==> flow/design.v <==
`timescale 1ns / 1ps
module clk_div(
   input wire sys_clk,
   input wire sys_clk_rst,
   output wire gen_clk, 
   output wire ps_clk, 
   output wire fsk_clk, 
   output wire gen_en,
   output wire ps_en,
   output wire fsk_en
);
   parameter fsk_div=5;
   parameter ps_div=fsk_div*16;
   parameter gen_div=ps_div*16;
   reg [$clog2(fsk_div)-1:0] fsk_cnt;
   reg [$clog2(ps_div)-1:0] ps_cnt;
   reg [$clog2(gen_div)-1:0] gen_cnt;
   reg gen_clk_reg;
   reg ps_clk_reg;
   reg fsk_clk_reg;
   assign gen_clk=gen_clk_reg;
   assign ps_clk=ps_clk_reg;
   assign fsk_clk=fsk_clk_reg;
   assign gen_en=~(gen_cnt<gen_div-1) & ~gen_clk_reg;
   assign ps_en=~(ps_cnt<ps_div-1) & ~ps_clk_reg;
   assign fsk_en=~(fsk_cnt<fsk_div-1) & ~fsk_clk_reg;
   always@(posedge sys_clk or posedge sys_clk_rst) begin
     if(sys_clk_rst) begin
       gen_cnt<=32'd0;
       ps_cnt<=32'd0;
       fsk_cnt<=32'd0;
       gen_clk_reg<=1'b0;
       ps_clk_reg<=1'b0;
       fsk_clk_reg<=1'b0;
     end
     else begin
       if(gen_cnt<gen_div-1) begin
         gen_cnt<=gen_cnt+32'd1;
         gen_clk_reg<=gen_clk_reg;
       end
       else begin
         gen_cnt<=32'd0;
         gen_clk_reg<=~gen_clk_reg;
       end
       if(ps_cnt<ps_div-1) begin
         ps_cnt<=ps_cnt+32'd1;
         ps_clk_reg<=ps_clk_reg;
       end
       else begin
         ps_cnt<=32'd0;
         ps_clk_reg<=~ps_clk_reg;
       end
       if(fsk_cnt<fsk_div-1) begin
         fsk_cnt<=fsk_cnt+32'd1;
         fsk_clk_reg<=fsk_clk_reg;
       end
       else begin
         fsk_cnt<=32'd0;
         fsk_clk_reg<=~fsk_clk_reg;
       end
     end
   end
endmodule
`timescale 1ns / 1ps
module sig_gen(
  input wire clk,
  input wire rst,
  input wire en,
  output wire [7:0] data_out
);
  reg [7:0] data_out_reg;
  assign data_out=data_out_reg;
  always@(posedge clk or posedge rst) begin
   if(rst) begin
    data_out_reg<=8'd0;
   end
   else if(en) begin
    data_out_reg<=data_out_reg+8'd1;
   end
  end
endmodule
`timescale 1ns / 1ps
module hamming_encode(
    input wire [7:0] bitstream,
    input wire clk,
    input wire rst,
    input wire en,
    output wire [15:0] hammingcode
);    
    reg [2:0] check1;
    reg [2:0] check2;
    reg [15:0] hammingcode_reg;
    assign hammingcode=hammingcode_reg;
always @(*) begin
    check1[2] <= bitstream[7] ^ bitstream[6] ^ bitstream[5];
    check1[1] <= bitstream[7] ^ bitstream[6] ^ bitstream[4];
    check1[0] <= bitstream[7] ^ bitstream[5] ^ bitstream[4];
    check2[2] <= bitstream[3] ^ bitstream[2] ^ bitstream[1];
    check2[1] <= bitstream[3] ^ bitstream[2] ^ bitstream[0];
    check2[0] <= bitstream[3] ^ bitstream[1] ^ bitstream[0];
end
always @(posedge clk or posedge rst) begin
    if (rst) begin
        hammingcode_reg <= 16'd0;
    end
    else if (en) hammingcode_reg <= {2'b11,bitstream[7:4], check1[2:0], bitstream[3:0], check2[2:0]};
end
endmodule
`timescale 1ns / 1ps
module P2S(
   input wire clk, 
   input wire rst,
   input wire en,
   input wire [15:0] din,
   output reg dout,
   output reg sig_valid
    );
    reg [3:0] cnt;
    always@(posedge clk or posedge rst) begin
      if(rst) begin
        cnt <= 4'd0;
        dout <= 1'b0;
        sig_valid <= 1'b0;
      end
      else if(en) begin
      if(din[15:14]==2'b11) begin
        dout <= din[15-cnt];
        sig_valid<=1'b1;
        if(cnt<=14) cnt <= cnt + 4'd1;
        else cnt <= 4'd0;
       end 
       else sig_valid<=1'b0;
      end
    end
endmodule
`timescale 1ns / 1ps
module fsk_modulate (
    input wire clk,
    input wire rst,
    input wire en,
    input wire bit_in,
    input wire sig_valid,
    output wire wave_out
);
    reg [3:0] cnt;
    reg wave_h, wave_l;
    always @(posedge clk or posedge rst) begin
		if (rst) begin
			cnt <= 4'b0000;
			wave_h <= 0;
			wave_l <= 0;
		end
		else if (en) begin
		 if(sig_valid) begin
			if(cnt == 4'b0111) begin
				wave_h <= ~wave_h;
				wave_l <= ~wave_l;
				cnt <= 4'b0000;
			end
			else if(~(cnt%4)) begin
				wave_h <= ~wave_h;
			end
			cnt <= cnt + 1;
		 end
		 else cnt<=4'b0;
		end
    end
    assign wave_out = bit_in?wave_h:wave_l;
endmodule
`timescale 1ns / 1ps
module fsk_demodulate(
   input wire clk,
   input wire rst,
   input wire en,
   input wire in,
   output reg out
 );
    reg [4:0] zeronum;
    reg [4:0] clknum;
    reg last,outreg;
    always@(posedge clk or posedge rst)
    begin
		if (rst) begin
			last<=0;
			zeronum<=0;
			clknum<=5'b0;
			outreg<=0;
			out<=0;
		end
		else if (en) begin
			clknum<=clknum+1;
			if(in!=last)
			begin
				zeronum<=zeronum+1;
			end
			if(clknum == 3) 
			begin
				if(zeronum > 1)
				begin
					outreg<=1;
				end
				else
				begin
					outreg<=0;
				end
			end 
			if(clknum == 15)
			begin
				clknum<=0;
				zeronum<=0;
				out<=outreg;
			end
			last<=in;
		end
    end
endmodule
`timescale 1ns / 1ps
module S2P(
  input wire clk, 
  input wire rst,
  input wire en,
  input wire din,
  output reg [13:0] hammingcode
    );
    reg [1:0] current;
    reg [1:0] next;
    parameter IDLE = 2'b00;
    parameter START = 2'b01;
    parameter RECEIVE = 2'b11;
    reg [13:0] temp_reg;
    reg current_bit;
    reg [15:0] cnt;
    reg flag; 
    always@(posedge clk or posedge rst) begin
      if(rst) begin
       current <= IDLE;
      end
      else if(en) begin
       current <= next;
      end
    end
    always@(*) begin
     case(current)
      IDLE:
        if(current_bit) next<=START;
        else next<=IDLE;
      START:
        if(current_bit) next<=RECEIVE;
        else next<=IDLE; 
      RECEIVE:begin
        if(cnt<13) begin
         next <= RECEIVE; 
        end
        else begin
         next <= IDLE;
        end
      end
      default:next <= IDLE;
     endcase
    end
    always@(posedge clk or posedge rst) begin
     if(rst) begin
      current_bit <= 1'b0;
      temp_reg <= 14'b0;
      cnt <= 16'd0;
      flag <= 1'b0;
      hammingcode <= 14'b0;
     end
     else if(en) begin
      current_bit<=din;
      case(current)
        IDLE:begin
         flag<=1'b0;
         temp_reg<=14'b0;
        end
        START:begin
         flag<=1'b0;
         temp_reg<=14'b0;
        end
        RECEIVE:begin
         temp_reg[13-cnt]<=current_bit;
         cnt<=cnt+16'd1;
         flag<=1'b0;
         if(cnt==13) begin
          flag<=1'b1;
          cnt<=16'd0;
         end
        end
        default:begin
         flag<=1'b0;
         temp_reg<=14'b0;
        end
      endcase
      if(flag) begin
       hammingcode <= temp_reg;
      end
     end
    end
endmodule
`timescale 1ns / 1ps
module hamming_decode(
    input [13:0] code,
    input clk,
    input rst,
    input en,
    output reg [7:0] bitstream
    );
    reg [2:0] check1;
    reg [2:0] check2;
always @(*) begin
    check1[2] <= code[13] ^ code[12] ^ code[11] ^ code[9];
    check1[1] <= code[13] ^ code[12] ^ code[10] ^ code[8];
    check1[0] <= code[13] ^ code[11] ^ code[10] ^ code[7];
    check2[2] <= code[6] ^ code[5] ^ code[4] ^ code[2];
    check2[1] <= code[6] ^ code[5] ^ code[3] ^ code[1];
    check2[0] <= code[6] ^ code[4] ^ code[3] ^ code[0];
end
always @(posedge clk or posedge rst) begin
     if (rst) begin
       bitstream <= 4'd0;
     end
     else if (en) begin
        case(check1)
            3'b111: bitstream[7:4] <= {~code[13], code[12:10]};
            3'b110: bitstream[7:4] <= {code[13], ~code[12], code[11:10]};
            3'b101: bitstream[7:4] <= {code[13:12], ~code[11], code[10]};
            3'b011: bitstream[7:4] <= {code[13:11], ~code[10]};
            default: bitstream[7:4] <= code[13:10];
        endcase
        case(check2)
            3'b111: bitstream[3:0] <= {~code[6], code[5:3]};
            3'b110: bitstream[3:0] <= {code[6], ~code[5], code[4:3]};
            3'b101: bitstream[3:0] <= {code[6:5], ~code[4], code[3]};
            3'b011: bitstream[3:0] <= {code[6:4], ~code[3]};
            default: bitstream[3:0] <= code[6:3];
        endcase
     end
end
endmodule
`timescale 1ns / 1ps
module Tx_top(
  input wire sys_clk,
  input wire sys_clk_rst,
  input wire rst,
  output wire [7:0] data_out, 
  output wire [15:0] hammingcode,
  output wire fsk_out 
);
  wire gen_clk;
  wire ps_clk;
  wire fsk_clk;
  wire gen_en;
  wire ps_en;
  wire fsk_en;
  clk_div my_clk_div(
   .sys_clk(sys_clk),
   .sys_clk_rst(sys_clk_rst),
   .gen_clk(gen_clk),
   .ps_clk(ps_clk),
   .fsk_clk(fsk_clk),
   .gen_en(gen_en),
   .ps_en(ps_en),
   .fsk_en(fsk_en)
  );
  sig_gen my_sig_gen(
    .clk(sys_clk),
    .en(gen_en),
    .rst(rst),
    .data_out(data_out)
  );
  hamming_encode my_hamming_encode(
    .bitstream(data_out),
    .clk(sys_clk),
    .en(gen_en),
    .rst(rst),
    .hammingcode(hammingcode)
  );
  wire dout;
  wire sig_valid;
  P2S my_P2S(
    .clk(sys_clk),
    .en(ps_en),
    .rst(rst),
    .din(hammingcode),
    .dout(dout),
    .sig_valid(sig_valid)
  );
  fsk_modulate my_fsk_modulate(
    .clk(sys_clk),
    .en(fsk_en),
    .rst(rst),
    .bit_in(dout),
    .sig_valid(sig_valid),
    .wave_out(fsk_out)
  );
endmodule
`timescale 1ns / 1ps
module Rx_top(
  input wire sys_clk,
  input wire sys_clk_rst,
  input wire rst,
  input wire bit_in, 
  output wire [13:0] hammingcode,
  output wire [7:0] sig_out
);
  wire gen_clk;
  wire ps_clk;
  wire fsk_clk;
  wire gen_en;
  wire ps_en;
  wire fsk_en;
  clk_div my_clk_div(
   .sys_clk(sys_clk),
   .sys_clk_rst(sys_clk_rst),
   .gen_clk(gen_clk),
   .ps_clk(ps_clk),
   .fsk_clk(fsk_clk),
   .gen_en(gen_en),
   .ps_en(ps_en),
   .fsk_en(fsk_en)
  );
  wire de_fsk_out;
  fsk_demodulate my_fsk_demodulate(
    .clk(sys_clk),
    .en(fsk_en),
    .rst(rst),
    .in(bit_in),
    .out(de_fsk_out)
  );
  S2P my_S2P(
    .clk(sys_clk),
    .en(ps_en),
    .rst(rst),
    .din(de_fsk_out),
    .hammingcode(hammingcode)
  );
  hamming_decode my_hamming_decode(
    .code(hammingcode),
    .clk(sys_clk),
    .en(gen_en),
    .rst(rst),
    .bitstream(sig_out)
  );
endmodule
`timescale 1ns / 1ps
module comm_top(
  input wire sys_clk,
  input wire sys_clk_rst,
  input wire rst,
  input wire bit_in, 
  output wire bit_out, 
  output wire [7:0] data_trans, 
  output wire [7:0] data_recev 
);
  wire [15:0] en_hamming_code; 
  wire [13:0] de_hamming_code; 
Tx_top my_Tx_top(
  .sys_clk(sys_clk),
  .sys_clk_rst(sys_clk_rst),
  .rst(rst),
  .data_out(data_trans), 
  .hammingcode(en_hamming_code),
  .fsk_out(bit_out) 
);
Rx_top my_Rx_top(
  .sys_clk(sys_clk),
  .sys_clk_rst(sys_clk_rst),
  .rst(rst),
  .bit_in(bit_in), 
  .hammingcode(de_hamming_code),
  .sig_out(data_recev) 
);
endmodule
# Step by step through the tools: comm_top
# The steps from the RTL of comm_top to its reports follow in flow order.
# Lines are those of the file above, counted from 1.
# The mark -- stands for no value.
[setup]
design = "comm_top"
clock_port = "sys_clk"
library = "sky130hd"
pvt_corner = "tt_025C_1v80"

# Word-level counts
# Source: Yosys, flattened and elaborated, memories not mapped. Widths are those after wreduce. Registers that Yosys merges into a memory's read port (data or address) are not register bits. Print and check cells do not count. Equal cells are merged and count once.
[word_totals]
register_bits = 152
mem_bits_ro = 0
latchBits = 0
in_bits = 4
n_memories = 0
ram_bits = 0
clocked_rd_ports_x_width = 0
[op_classes]
div = 0
reduce_logical = 12
mux = 26
n_addsub = 15
bitwise = 58
n_shift = 3
eq_ne = 16
multipliers = 0
n_cmp = 9
[ops]
columns = ["operator", "count"]
rows = [
  ["variable shift 1 x 33 -> 14 bit", 1],
  ["variable shift 1 x 33 -> 14 bit with constant A", 1],
  ["negation 32 -> 33 bit", 1],
  ["inverter 2 -> 32 bit", 1],
  ["nonzero test 32 bit", 1],
  ["parallel mux 4 bit (select 4 bit)", 2],
  ["bitwise XOR 1 bit", 26],
  ["inverter 1 bit", 22],
  ["adder 11 x 1 -> 11 bit with constant B", 2],
  ["< comparator 11 bit with constant B", 2],
  ["2-to-1 mux 11 bit", 2],
  ["== test 3 bit with constant B", 6],
  ["subtractor 4 x 16 -> 17 bit with constant A", 1],
  ["adder 16 x 1 -> 16 bit with constant B", 1],
  ["< comparator 16 x 4 -> 1 bit with constant B", 1],
  ["== test 16 x 4 -> 1 bit with constant B", 1],
  ["variable part select 16 x 5 -> 1 bit", 1],
  ["2-to-1 mux 16 bit", 1],
  ["2-to-1 mux 5 bit", 3],
  ["bitwise AND 14 bit", 1],
  ["bitwise OR 14 bit", 1],
  ["inverter 14 bit", 1],
  ["adder 7 x 1 -> 7 bit with constant B", 2],
  ["< comparator 7 bit with constant B", 2],
  ["2-to-1 mux 14 bit", 1],
  ["2-to-1 mux 7 bit", 2],
  ["AND reduction 2 bit", 6],
  ["adder 5 x 1 -> 5 bit with constant B", 2],
]
# Other operator kinds: 23; their cells: 45.

# Depth
# Depth = most cells in a row (Yosys ltp): at word level without a register or memory, in the mapped netlist without a sequential cell, where the memories' decode and read muxes count.
[logic_depth]
word_depth = 7
abc_area = 0
depth_mapped = 15

# After synthesis
# Yosys stat after the flow's synthesis: flattened, memories mapped to cells. It holds for the ABC_AREA given above (unset counts as 0); a run with the other value may have another netlist.
[synth_totals]
stdcells = 808
n_buf = 42
area_mm2 = 0.0080214
flip_flops = 153
seqArea_mm2 = 0.0038299
[by_type]
columns = ["cell", "count"]
rows = [
  ["sky130_fd_sc_hd__dfrtp_1", 152],
  ["sky130_fd_sc_hd__xnor2_1", 64],
  ["sky130_fd_sc_hd__nand2_1", 112],
  ["sky130_fd_sc_hd__xor2_1", 45],
  ["sky130_fd_sc_hd__nor2_1", 79],
  ["sky130_fd_sc_hd__ha_1", 19],
  ["sky130_fd_sc_hd__mux2_2", 19],
  ["sky130_fd_sc_hd__nand3_1", 37],
  ["sky130_fd_sc_hd__o21ai_0", 28],
  ["sky130_fd_sc_hd__and3_1", 20],
  ["sky130_fd_sc_hd__nand4_1", 20],
  ["sky130_fd_sc_hd__clkbuf_1", 31],
  ["sky130_fd_sc_hd__a21oi_1", 22],
  ["sky130_fd_sc_hd__nor2b_1", 16],
  ["sky130_fd_sc_hd__mux4_2", 4],
  ["sky130_fd_sc_hd__nor3_1", 13],
  ["sky130_fd_sc_hd__o2111ai_1", 7],
  ["sky130_fd_sc_hd__a2111oi_4", 2],
]
# Other cell types: 43; their cells: 118.
# The figures by module come from a second, unflattened synthesis with its own total; it is not the netlist above.
[unflattened]
hier_cells = 875
area_unflattened_mm2 = 0.0090011
# Rows give one instance, submodules left out.
[modules]
columns = ["mod", "cells", "seq_area_mm2", "n_inst", "area_mm2"]
rows = [
  ["S2P", 367, 0.0012274, 1, 0.0034608],
  ["clk_div", 103, 0.0006006, 2, 0.0011111],
  ["hamming_decode", 92, 0.0002002, 1, 0.0007945],
  ["fsk_demodulate", 68, 0.0003253, 1, 0.0007294],
  ["hamming_encode", 40, 0.0003754, 1, 0.0007057],
  ["P2S", 48, 0.0001501, 1, 0.0004529],
  ["sig_gen", 27, 0.0002002, 1, 0.0003453],
  ["fsk_modulate", 27, 0.0001501, 1, 0.0002903],
  ["Rx_top", 0, 0, 1, 0],
  ["Tx_top", 0, 0, 1, 0],
  ["comm_top", 0, 0, 1, 0],
]

# Path before layout
# OpenSTA on the mapped netlist: ideal clock, no wires. The path of least setup slack (recovery checks aside). Input and output delay are each 20% of the period. Register names are those of the netlist, which keeps one name where synthesis merged equal registers.
[synth_path]
kind = "register -> register"
start = "reg my_Rx_top.my_S2P.cnt[1]"
end = "reg my_Rx_top.my_S2P.temp_reg[9]"
setup_ps = 137
tclk_ps = 10000
path_buffers = 2
delay_ps = 3488
setup_slack_ps = 6512
arrival_time_ps = 3351
driving_pins = 16
period_less_setup_slack_ps = 3488
# "delay_ps" = arrival - input delay + setup time.
# "driving_pins" counts driving pins, that of a launching flip-flop among them; a cell with two outputs on the path counts twice.
# "period_less_setup_slack_ps" is the clock period less the worst setup slack; recovery checks do not enter. This is arithmetic on one report: input and output delays are still those of the set period (20% each).
# The rows between start and end are the longest chain of elaborated cells between them; the timing report does not say that the signal goes this way. Where chains are equally long, one stands for them.
# Each line given opens the expression or statement behind the cell; cells for indexed reads and writes are added by Yosys, which also makes memories of some case tables.
# A register here has more assigning lines than the two given.
# Lines with a computed index may be missing from the assigning lines.
[synth_via]
path_cell_list = "sky130_fd_sc_hd__dfrtp_1 -> sky130_fd_sc_hd__ha_1 -> sky130_fd_sc_hd__buf_2 -> sky130_fd_sc_hd__a2111oi_4 -> sky130_fd_sc_hd__nand3_2 -> sky130_fd_sc_hd__nor4b_2 -> sky130_fd_sc_hd__o2111ai_1 -> sky130_fd_sc_hd__nor3_1 -> sky130_fd_sc_hd__ha_1 -> sky130_fd_sc_hd__inv_1 -> sky130_fd_sc_hd__nor3_1 -> sky130_fd_sc_hd__a32o_1 -> sky130_fd_sc_hd__clkbuf_1 -> sky130_fd_sc_hd__o2111ai_1 -> sky130_fd_sc_hd__a21oi_1 -> sky130_fd_sc_hd__o32ai_2"
elab_chain_len = 7
cells_between = 8
lines_between = 2
[synth_rtl]
columns = ["element", "line_no", "rtl"]
rows = [
  ["start, declared", 232, "reg [15:0] cnt;"],
  ["start, assigned", 265, "cnt <= 16'd0;"],
  ["start, assigned", 282, "cnt<=cnt+16'd1;"],
  ["subtractor 4 x 16 -> 17 bit", 281, "temp_reg[13-cnt]<=current_bit;"],
  ["negation 32 -> 33 bit", 281, ""],
  ["variable shift 1 x 33 -> 14 bit", 281, ""],
  ["inverter 14 bit", 281, ""],
  ["bitwise AND 14 bit", 281, ""],
  ["bitwise OR 14 bit", 281, ""],
  ["2-to-1 mux 14 bit", 271, "case(current)"],
  ["end, assigned", 264, "temp_reg <= 14'b0;"],
  ["end, assigned", 274, "temp_reg<=14'b0;"],
  ["end, declared", 230, "reg [13:0] temp_reg;"],
]

# Path in the finished layout
# From the final timing report of flow run 1: the path of least setup slack in the routed layout; clock arrival at registers is part of the times.
# The path's times are printed in steps of 10 ps; the period is the one set.
[layout_path]
kind = "register -> register"
start = "reg my_Rx_top.my_S2P.cnt[3]"
end = "reg my_Rx_top.my_S2P.temp_reg[9]"
setup_slack_ps = 260
path_buffers = 0
driving_pins = 12
arrival_time_ps = 3950
setup_ps = 90
tclk_ps = 3880
# The rows between start and end are the longest chain of elaborated cells between them; the timing report does not say that the signal goes this way. Where chains are equally long, one stands for them.
# A register here has more assigning lines than the two given.
# Lines with a computed index may be missing from the assigning lines.
[layout_via]
path_cell_list = "sky130_fd_sc_hd__dfrtp_1 -> sky130_fd_sc_hd__and3_1 -> sky130_fd_sc_hd__and3_1 -> sky130_fd_sc_hd__o21a_1 -> sky130_fd_sc_hd__o2111ai_1 -> sky130_fd_sc_hd__nor3_1 -> sky130_fd_sc_hd__ha_1 -> sky130_fd_sc_hd__nand2b_1 -> sky130_fd_sc_hd__a2111oi_4 -> sky130_fd_sc_hd__or2_1 -> sky130_fd_sc_hd__nand4_4 -> sky130_fd_sc_hd__o32ai_2"
elab_chain_len = 7
cells_between = 8
lines_between = 2
[layout_rtl]
columns = ["element", "line_no", "rtl"]
rows = [
  ["start, declared", 232, "reg [15:0] cnt;"],
  ["start, assigned", 265, "cnt <= 16'd0;"],
  ["start, assigned", 282, "cnt<=cnt+16'd1;"],
  ["subtractor 4 x 16 -> 17 bit", 281, "temp_reg[13-cnt]<=current_bit;"],
  ["negation 32 -> 33 bit", 281, ""],
  ["variable shift 1 x 33 -> 14 bit", 281, ""],
  ["inverter 14 bit", 281, ""],
  ["bitwise AND 14 bit", 281, ""],
  ["bitwise OR 14 bit", 281, ""],
  ["2-to-1 mux 14 bit", 271, "case(current)"],
  ["end, assigned", 264, "temp_reg <= 14'b0;"],
  ["end, assigned", 274, "temp_reg<=14'b0;"],
  ["end, declared", 230, "reg [13:0] temp_reg;"],
]

Subject: comm_top on sky130hd, stored results

Hello all,

Measured data: module comm_top, platform sky130hd, 2 stored runs of the flow under differing settings, order arbitrary. Input and output delays are each 20% of the period that was set; the output load is 0.01 pF.
By "clock_period_reached_ps" is meant the clock period of the run minus its worst setup slack. This is arithmetic on one report: input and output delays are still those of the set period (20% each).
"totalPower_uw" is the tool's figure for a default switching activity; nothing was simulated.

# flow run 1
==> flow/run.sh <==
#!/bin/bash
# the make line also repeats the synthesis and layout settings of config.mk as NAME=value (left out here)
make -C /OpenROAD-flow-scripts/flow DESIGN_CONFIG=/design/flow/config.mk WORK_HOME=/design/flow/orfs CLKGATE_MAP_FILE= finish
==> flow/config.mk <==
export PLATFORM = sky130hd
export DESIGN_NAME = comm_top
export DESIGN_NICKNAME = comm_top
export VERILOG_FILES = /design/flow/design.v
export SDC_FILE = /design/flow/constraint.sdc
export NUM_CORES = 4
export LEC_CHECK = 0
export CAP_MARGIN = 20
export CORE_ASPECT_RATIO = 0.77
export CORE_MARGIN = 3
export CORE_UTILIZATION = 63
export CTS_CLUSTER_DIAMETER = 111
export MAX_ROUTING_LAYER = met5
export SETUP_SLACK_MARGIN = -0.06
export SLEW_MARGIN = 20
export TNS_END_PERCENT = 50
==> flow/constraint.sdc <==
create_clock -name core_clock -period 3.88 [get_ports {sys_clk}]
set_input_delay 0.7760 -clock core_clock [delete_from_list [all_inputs] [get_ports {sys_clk}]]
set_output_delay 0.7760 -clock core_clock [all_outputs]
set_load 0.01 [all_outputs]

==> flow run 1: results <==
synthesis_area_mm2=0.0080214
totalPower_uw=3334
post_route_util_frac=0.735
timing.setup.ws_ps=256
tns_setup_ps=0
timing.hold.ws_ps=424
final_die_area_mm2=0.014134
clock_period_reached_ps=3624

# flow run 2
==> flow/run.sh <==
#!/bin/bash
# the make line also repeats the synthesis and layout settings of config.mk as NAME=value (left out here)
make -C /OpenROAD-flow-scripts/flow DESIGN_CONFIG=/design/flow/config.mk WORK_HOME=/design/flow/orfs CLKGATE_MAP_FILE= finish
==> flow/config.mk <==
export PLATFORM = sky130hd
export DESIGN_NAME = comm_top
export DESIGN_NICKNAME = comm_top
export VERILOG_FILES = /design/flow/design.v
export SDC_FILE = /design/flow/constraint.sdc
export NUM_CORES = 4
export LEC_CHECK = 0
export ABC_AREA = 1
export CAP_MARGIN = 40
export CELL_PAD_IN_SITES_GLOBAL_PLACEMENT = 3
export CORE_ASPECT_RATIO = 1.23
export CORE_MARGIN = 2
export CORE_UTILIZATION = 21
export CTS_CLUSTER_DIAMETER = 144
export GPL_ROUTABILITY_DRIVEN = 1
export GPL_TIMING_DRIVEN = 1
export PLACE_DENSITY_LB_ADDON = 0.12
export SETUP_SLACK_MARGIN = -0.01
export SLEW_MARGIN = 40
export TNS_END_PERCENT = 85
==> flow/constraint.sdc <==
create_clock -name core_clock -period 6.48 [get_ports {sys_clk}]
set_input_delay 1.2960 -clock core_clock [delete_from_list [all_inputs] [get_ports {sys_clk}]]
set_output_delay 1.2960 -clock core_clock [all_outputs]
set_load 0.01 [all_outputs]

==> flow run 2: results <==
final_die_area_mm2=0.0412753
tns_setup_ps=0
synthesis_area_mm2=0.008328
clock_period_reached_ps=3441
post_route_util_frac=0.25
timing.setup.ws_ps=3039
timing.hold.ws_ps=436
totalPower_uw=2079

Thanks
